==> flow/design.v <==
module comparator_9(
	output	[7:0]		out, 
	input					clk, 
	input					ldFilter, 
	input		[1:0]		selFilter, 
	input		[7:0]		in1, 
	input		[7:0]		in2, 
	input		[7:0]		in3, 
	input		[7:0]		in4, 
	input		[7:0]		in5, 
	input		[7:0]		in6, 
	input		[7:0]		in7, 
	input		[7:0]		in8, 
	input		[7:0]		in9
); 
wire	[7:0] max11, max12, max13, max21, max22, max23, max3; 
wire 	[7:0] med11, med12, med13, med21, med22, med23, med3; 
wire	[7:0]	min11, min12, min13, min21, min22, min23, min3; 
wire			en1, en2, en3; 
assign en1 = (ldFilter == 1) && (selFilter == 1); 
assign en2 = (ldFilter == 1) && (selFilter == 2); 
assign en3 = (ldFilter == 1) && (selFilter == 3); 
comparator comp11(.max (max11), .med (med11), .min (min11), .clk (clk), .en (en1), .in_1 (in1), .in_2 (in2), .in_3 (in3)); 
comparator comp12(.max (max12), .med (med12), .min (min12), .clk (clk), .en (en1), .in_1 (in4), .in_2 (in5), .in_3 (in6));
comparator comp13(.max (max13), .med (med13), .min (min13), .clk (clk), .en (en1), .in_1 (in7), .in_2 (in8), .in_3 (in9));
comparator comp21(.max (max21), .med (med21), .min (min21), .clk (clk), .en (en2), .in_1 (max11), .in_2 (max12), .in_3 (max13));
comparator comp22(.max (max22), .med (med22), .min (min22), .clk (clk), .en (en2), .in_1 (med11), .in_2 (med12), .in_3 (med13));
comparator comp23(.max (max23), .med (med23), .min (min23), .clk (clk), .en (en2), .in_1 (min11), .in_2 (min12), .in_3 (min13));
comparator comp3(.max (max3), .med (med3), .min (min3), .clk (clk), .en (en3), .in_1 (min21), .in_2 (med22), .in_3 (max23));
assign out = med3; 
endmodule
module comparator(
	output reg	[7:0]	max, 
	output reg	[7:0]	med, 
	output reg	[7:0]	min,
	input					clk, 
	input					en, 
	input			[7:0]	in_1, 
	input			[7:0]	in_2, 
	input			[7:0]	in_3
);
always@(posedge clk)
begin
	if(en)
	begin
	  if((in_1 >= in_2) && (in_1 >= in_3) && (in_2 >= in_3)) begin max <= in_1; med <= in_2; min <= in_3; end 
	  else if((in_1 >= in_2) && (in_1 >= in_3) && (in_3 >= in_2)) begin max <= in_1; med <= in_3; min <= in_2; end
	  else if((in_2 >= in_1) && (in_2 >= in_3) && (in_1 >= in_3)) begin max <= in_2; med <= in_1; min <= in_3; end
	  else if((in_2 >= in_1) && (in_2 >= in_3) && (in_3 >= in_1)) begin max <= in_2; med <= in_3; min <= in_1; end
	  else if((in_3 >= in_1) && (in_3 >= in_2) && (in_1 >= in_2)) begin max <= in_3; med <= in_1; min <= in_2; end
	  else if((in_3 >= in_1) && (in_3 >= in_2) && (in_2 >= in_1)) begin max <= in_3; med <= in_2; min <= in_1; end
	end
end
endmodule
module CU(
	output reg				ldAddr, 
	output reg	[2:0]		selAddr, 
	output reg				ldImage, 
	output reg	[2:0]		selImage, 
	output reg				ldFilter, 
	output reg 	[1:0]		selFilter, 
	output reg				done,
	input						clk, 
	input						rst
); 
reg	[3:0]	state; 
parameter S0 = 4'b0000, S1 = 4'b0001, S2 = 4'b0010, S3 = 4'b0011, S4 = 4'b0100, 
  S5 = 4'b0101, S6 = 4'b0110, S7 = 4'b0111, S8 = 4'b1000; 
parameter LENGTH = 640, WIDTH = 480; 
always@(posedge clk or negedge rst)
begin 
	if(!rst)	begin 
	  state <= 0;
	  ldAddr <= 0;			selAddr <= 0; 
	  ldImage <= 0;		selImage <= 0; 
	  ldFilter <= 0;		selFilter <= 0;  
	  done <= 0;  
	end
	else
	begin
		  ldAddr <= 0;			selAddr <= 0; 
		  ldImage <= 0;		selImage <= 0; 
		  ldFilter <= 0;		selFilter <= 0;  
		  done <= 0; 
		  case(state)
		  S0: 	begin state <= S1; 	ldAddr <= 1; 	selAddr <= 1; 		end 
		  S1: 	begin state <= S2; 	ldAddr <= 1; 	selAddr <= 2;  ldImage <= 1; 	selImage <= 1; end
		  S2: 	begin state <= S3; 	ldAddr <= 1; 	selAddr <= 3;  ldImage <= 1; 	selImage <= 2; end
		  S3: 	begin state <= S4; 	ldAddr <= 1; 	selAddr <= 4;  ldImage <= 1; 	selImage <= 3; end
		  S4: 	begin state <= S5; 	ldAddr <= 1; 	selAddr <= 5;  ldImage <= 1; 	selImage <= 4; end
		  S5: 	begin state <= S6;   ldImage <= 1; 	selImage <= 5; end		  
		  S6: 	begin state <= S7; 	ldFilter <= 1; 	selFilter <= 1; 	end 
		  S7: 	begin state <= S8; 	ldFilter <= 1; 	selFilter <= 2; 	end
		  S8: 	begin state <= S0; 	ldFilter <= 1; 	selFilter <= 3;   done <= 1; 	end
        default: begin state <= S0; end
        endcase
	end
end
endmodule 
module DU(
	output 		[7:0]		out, 
	output reg	[18:0]	out_address, 
	output reg				out_valid, 
	output		[18:0]	address_a, 
	output		[18:0]	address_b, 
	input			[7:0]		q_a, 
	input			[7:0]		q_b, 
	input 					clk, 
	input						rst, 
	input						ldAddr, 
	input			[2:0]		selAddr, 
	input 					ldImage,  
	input 		[2:0] 	selImage, 
	input 					ldFilter, 
	input 		[1:0]		selFilter, 
	input                done 
); 
reg 	[18:0]	addr_a; 
reg	[18:0]	addr_b; 
reg 	[7:0] 	in1;  
reg 	[7:0] 	in2; 
reg 	[7:0] 	in3;
reg 	[7:0] 	in4;  
reg 	[7:0] 	in5;  
reg 	[7:0] 	in6;  
reg 	[7:0] 	in7;  
reg 	[7:0] 	in8;  
reg 	[7:0] 	in9;
reg [10:0] column;
reg [9:0] row;
reg [1:0] extra_bits;
reg				ldImage_d; 
reg	[2:0]		selImage_d; 
reg				ldFilter_d; 
reg	[1:0]		selFilter_d; 
parameter LENGTH = 480, WIDTH = 640; 
always@(posedge clk or negedge rst)
begin 
  if(!rst) begin 
    ldImage_d <= 0; selImage_d <= 0; 
    ldFilter_d <= 0; selFilter_d <= 0; 
    out_valid <= 0; 
  end 
  else begin 
    ldImage_d <= ldImage; selImage_d <= selImage; 
    ldFilter_d <= ldFilter; selFilter_d <= selFilter; 
    out_valid <= ldFilter_d && (selFilter_d == 3); 
  end 
end
always@(posedge clk or negedge rst)
begin 
  if(!rst) begin 
    column <= 0; row <= 0; 
  end 
  else if(done) begin 
    if(column == LENGTH - 1) 
	   begin column <= 0; row <= (row == WIDTH - 1) ? 10'd0 : row + 1; end 
	 else column <= column + 1; 
  end
end
always@(posedge clk)
begin 
  if(done) out_address <= LENGTH * row + column; 
end
always@(posedge clk or negedge rst) begin
  if(!rst) begin
    addr_a <= 0; addr_b <= 0;
  end
  else if(ldAddr) begin
  if(row > 0 && row < (WIDTH - 1) && column > 0 && column < (LENGTH - 1) ) begin
    case(selAddr)
    1: begin 	{extra_bits, addr_a} <= LENGTH * (row - 1) + column - 1 ; 	
	  			   {extra_bits, addr_b} <= LENGTH * (row - 1) + column; 	
		 end 
    2: begin 	{extra_bits, addr_a} <= LENGTH * (row - 1) + column + 1; 	
				   {extra_bits, addr_b} <= LENGTH * row + column - 1; 			
		 end
    3: begin 	{extra_bits, addr_a} <= LENGTH * row + column; 	
				   {extra_bits, addr_b} <= LENGTH * row + column + 1; 	
		 end
    4: begin 	{extra_bits, addr_a} <= LENGTH * (row + 1) + column - 1; 	
				   {extra_bits, addr_b} <= LENGTH * (row + 1) + column; 	
		 end
    5: begin 	{extra_bits, addr_a} <= LENGTH * (row + 1) + column + 1;
		 end
  endcase
  end
  else if ((row == 0) || (column == 0) || (column == (LENGTH-1)) || (row == (WIDTH-1) )) begin
    if(selAddr != 0)
    begin  {extra_bits, addr_a} <= LENGTH * row + column; 
			  {extra_bits, addr_b} <= LENGTH * row + column;
			  end
  end 
  end  
  end  
assign address_a = addr_a; 
assign address_b = addr_b; 
always@(posedge clk)
begin 
  if(ldImage_d) 
  begin 
    case(selImage_d)
	 1: begin in1 <= q_a; in2 <= q_b; end 
	 2: begin in3 <= q_a; in4 <= q_b; end
	 3: begin in5 <= q_a; in6 <= q_b; end
	 4: begin in7 <= q_a; in8 <= q_b; end
	 5: begin in9 <= q_a; end
    endcase 
  end 
end
comparator_9 comp(	
	.out				(out), 
	.clk				(clk), 
	.ldFilter		(ldFilter_d), 
	.selFilter		(selFilter_d), 
	.in1				(in1), 
	.in2				(in2), 
	.in3				(in3), 
	.in4				(in4), 
	.in5				(in5), 
	.in6				(in6), 
	.in7				(in7), 
	.in8				(in8), 
	.in9				(in9)
);
endmodule 
module medianFilter(
	output	[7:0]		out, 
	output 	[18:0]	out_address, 
	output				out_valid, 
	output	[18:0]	address_a, 
	output	[18:0]	address_b, 
	input		[7:0]		q_a, 
	input		[7:0]		q_b, 
	input					clk, 
	input 				rst
); 
wire 			ldAddr; 
wire			ldImage; 
wire 			ldFilter; 
wire 			done; 
wire	[2:0]	selAddr; 
wire 	[1:0]	selFilter; 
wire 	[2:0]	selImage; 
DU du(
	.out					(out), 
	.out_address		(out_address), 
	.out_valid			(out_valid), 
	.address_a			(address_a), 
	.address_b			(address_b), 
	.q_a					(q_a), 
	.q_b					(q_b), 
	.clk					(clk), 
	.rst					(rst), 
	.ldAddr				(ldAddr), 
	.selAddr				(selAddr), 
	.ldImage				(ldImage), 
	.selImage			(selImage), 
	.ldFilter			(ldFilter), 
	.selFilter			(selFilter), 
	.done             (done)
); 
CU	cu(
	.ldAddr				(ldAddr), 
	.selAddr				(selAddr), 
	.ldImage				(ldImage), 
	.selImage			(selImage), 
	.ldFilter			(ldFilter), 
	.selFilter			(selFilter), 
	.done					(done), 
	.clk					(clk), 
	.rst					(rst)
); 
endmodule 
Step by step through the tools: medianFilter
Tool output for the design above, in the order of the flow.
Line numbers count from 1 in the design file above.
Operators: Yosys type, input widths -> output width; for muxes data width and select width s.
{ "inputs": {"top_module": "medianFilter", "clk_port": "clk", "library": "sky130hd", "lib_corner": "tt_025C_1v80"} }

After elaboration
Yosys after proc, flatten, opt, wreduce and memory -nomap, before mapping. Memory bits, and registers merged into a memory's read port (data or address), are not among the register bits. Print and check cells are not counted. Equal cells are merged and count once.
{ "bits": {"regBits": 278, "output_inout_bits": 66, "elab_cells": 323} }
{ "classes": {"addsub": 12, "multipliers": 3, "compare": 46, "eq_ne": 25, "n_mux": 94, "reduce_and_logical": 103} }
{ "op_table": {"columns": ["cell", "count"], "rows": [
  ["$mux 8", 78],
  ["$ge 8x8->1", 42],
  ["$mul 4x32->14 const A", 1],
  ["$pmux 19 s5", 1],
  ["$pmux 19 s4", 1],
  ["$mux 19", 4],
  ["$logic_and 1x1->1", 69],
  ["$add 19x1->19 const B", 3],
  ["$sub 19x1->19 const B", 3],
  ["$add 19x11->19", 3],
  ["$mul 4x10->14 const A", 1],
  ["$mul 4x11->14 const A", 1],
  ["$reduce_bool 6->1", 7],
  ["$pmux 4 s8", 1],
  ["$pmux 3 s5", 2],
  ["$reduce_and 2->1", 13],
  ["$eq 4x3->1 const B", 4],
  ["$eq 3x2->1 const B", 4],
  ["$eq 3x3->1 const B", 4],
  ["$add 10x1->11 const B", 1],
  ["$sub 10x1->11 const B", 1],
  ["$add 11x1->11 const B", 1],
  ["$gt 11x1->1 const B", 1],
  ["$lt 11x9->1 const B", 1],
  ["$eq 11x9->1 const B", 1],
  ["$logic_not 11->1", 1],
  ["$mux 11", 1],
  ["$gt 10x1->1 const B", 1]
]} }
Not listed: further kinds 21, cells in them 32.

Logic depth
Longest topological path by Yosys (ltp), each cell counted once; first at word level (registers and memories cut), then after technology mapping (sequential cells cut; the memories' decode and read muxes count).
{ "logic_depth": {"ltp_word": 9, "abc_area": 0, "ltp_mapped": 25, "depth_no_buf": 24} }

After synthesis
Source: synth_stat.txt of the flow (Yosys; design flattened, memories mapped). It holds for the ABC_AREA given above (unset counts as 0); a run with the other value may have another netlist.
The area totals of this step are shown rounded.
{ "synth_totals": {"cells": 2576, "mapped_area_um2": 24100, "ffs": 283, "buf_cells": 58} }
{ "types": {"columns": ["cell_type", "count"], "rows": [
  ["sky130_fd_sc_hd__edfxtp_1", 195],
  ["sky130_fd_sc_hd__ha_1", 296],
  ["sky130_fd_sc_hd__dfrtp_1", 87],
  ["sky130_fd_sc_hd__inv_1", 257],
  ["sky130_fd_sc_hd__a21oi_1", 180],
  ["sky130_fd_sc_hd__o21ai_0", 175],
  ["sky130_fd_sc_hd__fa_1", 42],
  ["sky130_fd_sc_hd__xnor2_1", 86],
  ["sky130_fd_sc_hd__nor2_1", 188],
  ["sky130_fd_sc_hd__nand2_1", 153],
  ["sky130_fd_sc_hd__mux2i_1", 48],
  ["sky130_fd_sc_hd__o21a_1", 50],
  ["sky130_fd_sc_hd__a21o_1", 49],
  ["sky130_fd_sc_hd__nand4_1", 53],
  ["sky130_fd_sc_hd__xor2_1", 36],
  ["sky130_fd_sc_hd__nand2b_1", 47],
  ["sky130_fd_sc_hd__o22ai_1", 41],
  ["sky130_fd_sc_hd__nor2b_1", 40]
]} }
Not listed: further types 84, cells in them 553.
The figures by module come from a second, unflattened synthesis with its own total; it is not the netlist above.
{ "hier_totals": {"cells_unflattened": 3139, "hier_area_um2": 29500} }
Each row is one instance without its submodules.
{ "modules": {"columns": ["module", "n_inst", "cells", "area_um2", "seq_area_um2"], "rows": [
  ["comparator", 7, 253, 2290, 721],
  ["DU", 1, 1333, 12800, 4410],
  ["CU", 1, 32, 602, 527],
  ["comparator_9", 1, 3, 25.0, 0.0],
  ["medianFilter", 1, 0, 0.0, 0.0]
]} }

Timing after synthesis
Path of least setup slack by OpenSTA after synthesis, without wires, with an ideal clock, recovery checks aside; 20% of the period is set as input and as output delay. Where synthesis merged equal registers, the netlist keeps one of their names.
{ "synth_timing": {"path_type": "register to register", "from": "reg du.row[0]", "to": "reg du.addr_a[16]", "period_ps": 7000, "setup_ps": 80, "t_first_pin_ps": 0, "arrival_ps": 5625, "required_ps": 6920, "path_slack_ps": 1295, "delay_ps": 5705, "path_stages": 24, "n_path_buf": 1, "period_less_setup_slack_ps": 5705} }
"delay_ps" = arrival - input delay + setup time.
"path_stages" counts driving pins, that of a launching flip-flop among them; a cell with two outputs on the path counts twice.
"period_less_setup_slack_ps" = period - worst setup slack (recovery checks aside). The figure is calculated, with input and output delays left at 20% of the set period.
Between the ends stands the longest chain of elaborated cells between them, by number of cells; it is not shown to be the way that was timed. Of several equally long chains one is given.
Each line given opens the expression or statement behind the cell; cells for indexed reads and writes are added by Yosys, which also makes memories of some case tables.
{ "synth_between": {"path_cell_list": "sky130_fd_sc_hd__dfrtp_1 -> sky130_fd_sc_hd__clkbuf_1 -> sky130_fd_sc_hd__inv_1 -> sky130_fd_sc_hd__ha_1 -> sky130_fd_sc_hd__xnor2_1 -> sky130_fd_sc_hd__inv_1 -> sky130_fd_sc_hd__ha_1 -> sky130_fd_sc_hd__xor2_1 -> sky130_fd_sc_hd__fa_1 -> sky130_fd_sc_hd__inv_1 -> sky130_fd_sc_hd__ha_1 -> sky130_fd_sc_hd__a21oi_1 -> sky130_fd_sc_hd__xnor2_1 -> sky130_fd_sc_hd__ha_1 -> sky130_fd_sc_hd__or2_2 -> sky130_fd_sc_hd__o32a_1 -> sky130_fd_sc_hd__a21boi_0 -> sky130_fd_sc_hd__or3_1 -> sky130_fd_sc_hd__and4_1 -> sky130_fd_sc_hd__nand4_4 -> sky130_fd_sc_hd__or4_1 -> sky130_fd_sc_hd__a21oi_1 -> sky130_fd_sc_hd__o311ai_1 -> sky130_fd_sc_hd__a2bb2oi_1", "elab_chain_cells": 6, "cone_cells": 30, "cone_classes": "add/sub: 9; mul: 3; compare: 2; eq/ne: 2; mux: 4; reduce/logical: 10"} }
{ "synth_lines": {"columns": ["element", "line", "rtl"], "rows": [
  ["start: declaration", 130, "reg [9:0] row;"],
  ["start: assignment", 153, "column <= 0; row <= 0;"],
  ["start: assignment", 157, "begin column <= 0; row <= (row == WIDTH - 1) ? 10'd0 : row + 1; end"],
  ["$add 10x1->11", 184, "5: begin {extra_bits, addr_a} <= LENGTH * (row + 1) + column + 1;"],
  ["$mul 4x11->14", 184, null],
  ["$add 19x11->19", 184, null],
  ["$add 19x1->19", 184, null],
  ["$pmux 19 s5", 171, "case(selAddr)"],
  ["$mux 19", 170, "if(row > 0 && row < (WIDTH - 1) && column > 0 && column < (LENGTH - 1) ) begin"],
  ["end: assignment", 167, "addr_a <= 0; addr_b <= 0;"],
  ["end: declaration", 118, "reg [18:0] addr_a;"]
]} }

Worst path after layout
From the final timing report of job 1: the path of least setup slack in the routed layout; clock arrival at registers is part of the times.
The path's times are printed in steps of 10 ps; the period is the one set.
{ "layout_timing": {"path_type": "register to register", "from": "reg du.row[0]", "to": "reg du.addr_a[18]", "period_ps": 7490, "setup_ps": 120, "t_first_pin_ps": 560, "arrival_ps": 6790, "required_ps": 7930, "path_slack_ps": 1140, "path_stages": 21, "n_path_buf": 0} }
Between the ends stands the longest chain of elaborated cells between them, by number of cells; it is not shown to be the way that was timed. Of several equally long chains one is given.
{ "layout_between": {"path_cell_list": "sky130_fd_sc_hd__dfrtp_1 -> sky130_fd_sc_hd__ha_1 -> sky130_fd_sc_hd__and3_1 -> sky130_fd_sc_hd__nand2_1 -> sky130_fd_sc_hd__xnor2_1 -> sky130_fd_sc_hd__inv_1 -> sky130_fd_sc_hd__fa_1 -> sky130_fd_sc_hd__inv_1 -> sky130_fd_sc_hd__fa_1 -> sky130_fd_sc_hd__inv_1 -> sky130_fd_sc_hd__ha_1 -> sky130_fd_sc_hd__a21o_1 -> sky130_fd_sc_hd__a41oi_1 -> sky130_fd_sc_hd__xnor2_2 -> sky130_fd_sc_hd__nor4b_2 -> sky130_fd_sc_hd__mux2i_1 -> sky130_fd_sc_hd__a211oi_1 -> sky130_fd_sc_hd__nand4_1 -> sky130_fd_sc_hd__xnor2_1 -> sky130_fd_sc_hd__mux2i_1 -> sky130_fd_sc_hd__a31oi_1", "elab_chain_cells": 6, "cone_cells": 30, "cone_classes": "add/sub: 9; mul: 3; compare: 2; eq/ne: 2; mux: 4; reduce/logical: 10"} }
{ "layout_lines": {"columns": ["element", "line", "rtl"], "rows": [
  ["start: declaration", 130, "reg [9:0] row;"],
  ["start: assignment", 153, "column <= 0; row <= 0;"],
  ["start: assignment", 157, "begin column <= 0; row <= (row == WIDTH - 1) ? 10'd0 : row + 1; end"],
  ["$add 10x1->11", 184, "5: begin {extra_bits, addr_a} <= LENGTH * (row + 1) + column + 1;"],
  ["$mul 4x11->14", 184, null],
  ["$add 19x11->19", 184, null],
  ["$add 19x1->19", 184, null],
  ["$pmux 19 s5", 171, "case(selAddr)"],
  ["$mux 19", 170, "if(row > 0 && row < (WIDTH - 1) && column > 0 && column < (LENGTH - 1) ) begin"],
  ["end: assignment", 167, "addr_a <= 0; addr_b <= 0;"],
  ["end: declaration", 118, "reg [18:0] addr_a;"]
]} }

## Implementation results

Record of 5 stored runs of the RTL-to-layout flow on medianFilter, platform sky130hd. The runs are unordered. Constraints: input delay and output delay 20% of the set period each, output load 0.01 pF.
By "achieved clock period" is meant the clock period of the run minus its worst setup slack. This is arithmetic on one report: input and output delays are still those of the set period (20% each).
"worst path time": the worst setup path's part of the clock period (all of it between registers, 20% less for each end at a port) less its slack. A launch clock that arrives late makes it longer, a capture clock that arrives late makes it shorter.
"total design power": no workload was simulated; the value follows from the tool's default switching activity.
"worst path time" is known to 10 ps.
Measured values are rounded.

==> job 1: settings <==
{ "CAP_MARGIN": 30, "CELL_PAD_IN_SITES_GLOBAL_PLACEMENT": 0, "CORE_UTILIZATION": 35, "CTS_CLUSTER_DIAMETER": 176, "GPL_TIMING_DRIVEN": 1, "HOLD_SLACK_MARGIN": 0.07, "PLACE_DENSITY": 0.71, "SLEW_MARGIN": 15, "TNS_END_PERCENT": 20, "period_ns": 7.49, "CORE_MARGIN": 2 }
==> job 1: results <==
worst path time: 6350 ps
critical path kind: register to register
area of the synthesized netlist: 24100 um^2
summed negative setup slack: 0 ps
die area: 70900 um^2
standard-cell area after routing: 27200 um^2
setup slack of the worst path: 1140 ps
total design power: 3330 uW
achieved clock period: 6349 ps
worst hold slack in the final report: 347 ps
utilization: 39.7 %

==> job 2: settings <==
{ "CAP_MARGIN": 10, "CELL_PAD_IN_SITES_DETAIL_PLACEMENT": 1, "CELL_PAD_IN_SITES_GLOBAL_PLACEMENT": 3, "CORE_ASPECT_RATIO": 0.54, "CORE_UTILIZATION": 44, "CTS_CLUSTER_DIAMETER": 57, "CTS_CLUSTER_SIZE": 43, "GPL_TIMING_DRIVEN": 0, "HOLD_SLACK_MARGIN": 0.03, "MAX_ROUTING_LAYER": "met4", "SLEW_MARGIN": 15, "period_ns": 7.0, "CORE_MARGIN": 2 }
==> job 2: results <==
worst path time: 6830 ps
critical path kind: register to register
die area: 56700 um^2
setup slack of the worst path: 171 ps
utilization: 50.7 %
worst hold slack in the final report: 358 ps
achieved clock period: 6829 ps
summed negative setup slack: 0 ps
area of the synthesized netlist: 24100 um^2
total design power: 3440 uW
standard-cell area after routing: 27200 um^2

==> job 3: settings <==
{ "ABC_AREA": 1, "CAP_MARGIN": 10, "CELL_PAD_IN_SITES_GLOBAL_PLACEMENT": 1, "CORE_ASPECT_RATIO": 0.63, "CORE_UTILIZATION": 68, "GPL_ROUTABILITY_DRIVEN": 1, "PLACE_DENSITY_LB_ADDON": 0.09, "SETUP_SLACK_MARGIN": -0.04, "TNS_END_PERCENT": 5, "period_ns": 4.01, "CORE_MARGIN": 2, "SLEW_MARGIN": 20 }
==> job 3: results <==
no final report: placement broke off with FLW-0024

==> job 4: settings <==
{ "CELL_PAD_IN_SITES_DETAIL_PLACEMENT": 2, "CELL_PAD_IN_SITES_GLOBAL_PLACEMENT": 3, "CORE_MARGIN": 6, "CORE_UTILIZATION": 41, "GPL_TIMING_DRIVEN": 0, "HOLD_SLACK_MARGIN": -0.03, "MAX_ROUTING_LAYER": "met4", "MIN_ROUTING_LAYER": "met1", "PLACE_DENSITY": 0.69, "SETUP_SLACK_MARGIN": 1.41, "TNS_END_PERCENT": 90, "period_ns": 7.0, "CAP_MARGIN": 20, "SLEW_MARGIN": 20 }
==> job 4: results <==
worst hold slack in the final report: 373 ps
worst path time: 6590 ps
critical path kind: register to register
achieved clock period: 6586 ps
total design power: 3810 uW
setup slack of the worst path: 414 ps
die area: 64700 um^2
standard-cell area after routing: 30200 um^2
utilization: 52.3 %
summed negative setup slack: 0 ps
area of the synthesized netlist: 24100 um^2

==> job 5: settings <==
{ "CAP_MARGIN": 30, "CELL_PAD_IN_SITES_DETAIL_PLACEMENT": 2, "CELL_PAD_IN_SITES_GLOBAL_PLACEMENT": 3, "CORE_MARGIN": 6, "CORE_UTILIZATION": 41, "CTS_CLUSTER_SIZE": 42, "GPL_TIMING_DRIVEN": 0, "MAX_ROUTING_LAYER": "met5", "MIN_ROUTING_LAYER": "met1", "SETUP_SLACK_MARGIN": 1.41, "SLEW_MARGIN": 35, "TNS_END_PERCENT": 85, "period_ns": 7.0 }
==> job 5: results <==
worst path time: 6460 ps
critical path kind: register to register
achieved clock period: 6459 ps
utilization: 52.2 %
worst hold slack in the final report: 339 ps
setup slack of the worst path: 541 ps
die area: 64700 um^2
standard-cell area after routing: 30200 um^2
area of the synthesized netlist: 24100 um^2
summed negative setup slack: 0 ps
total design power: 3790 uW
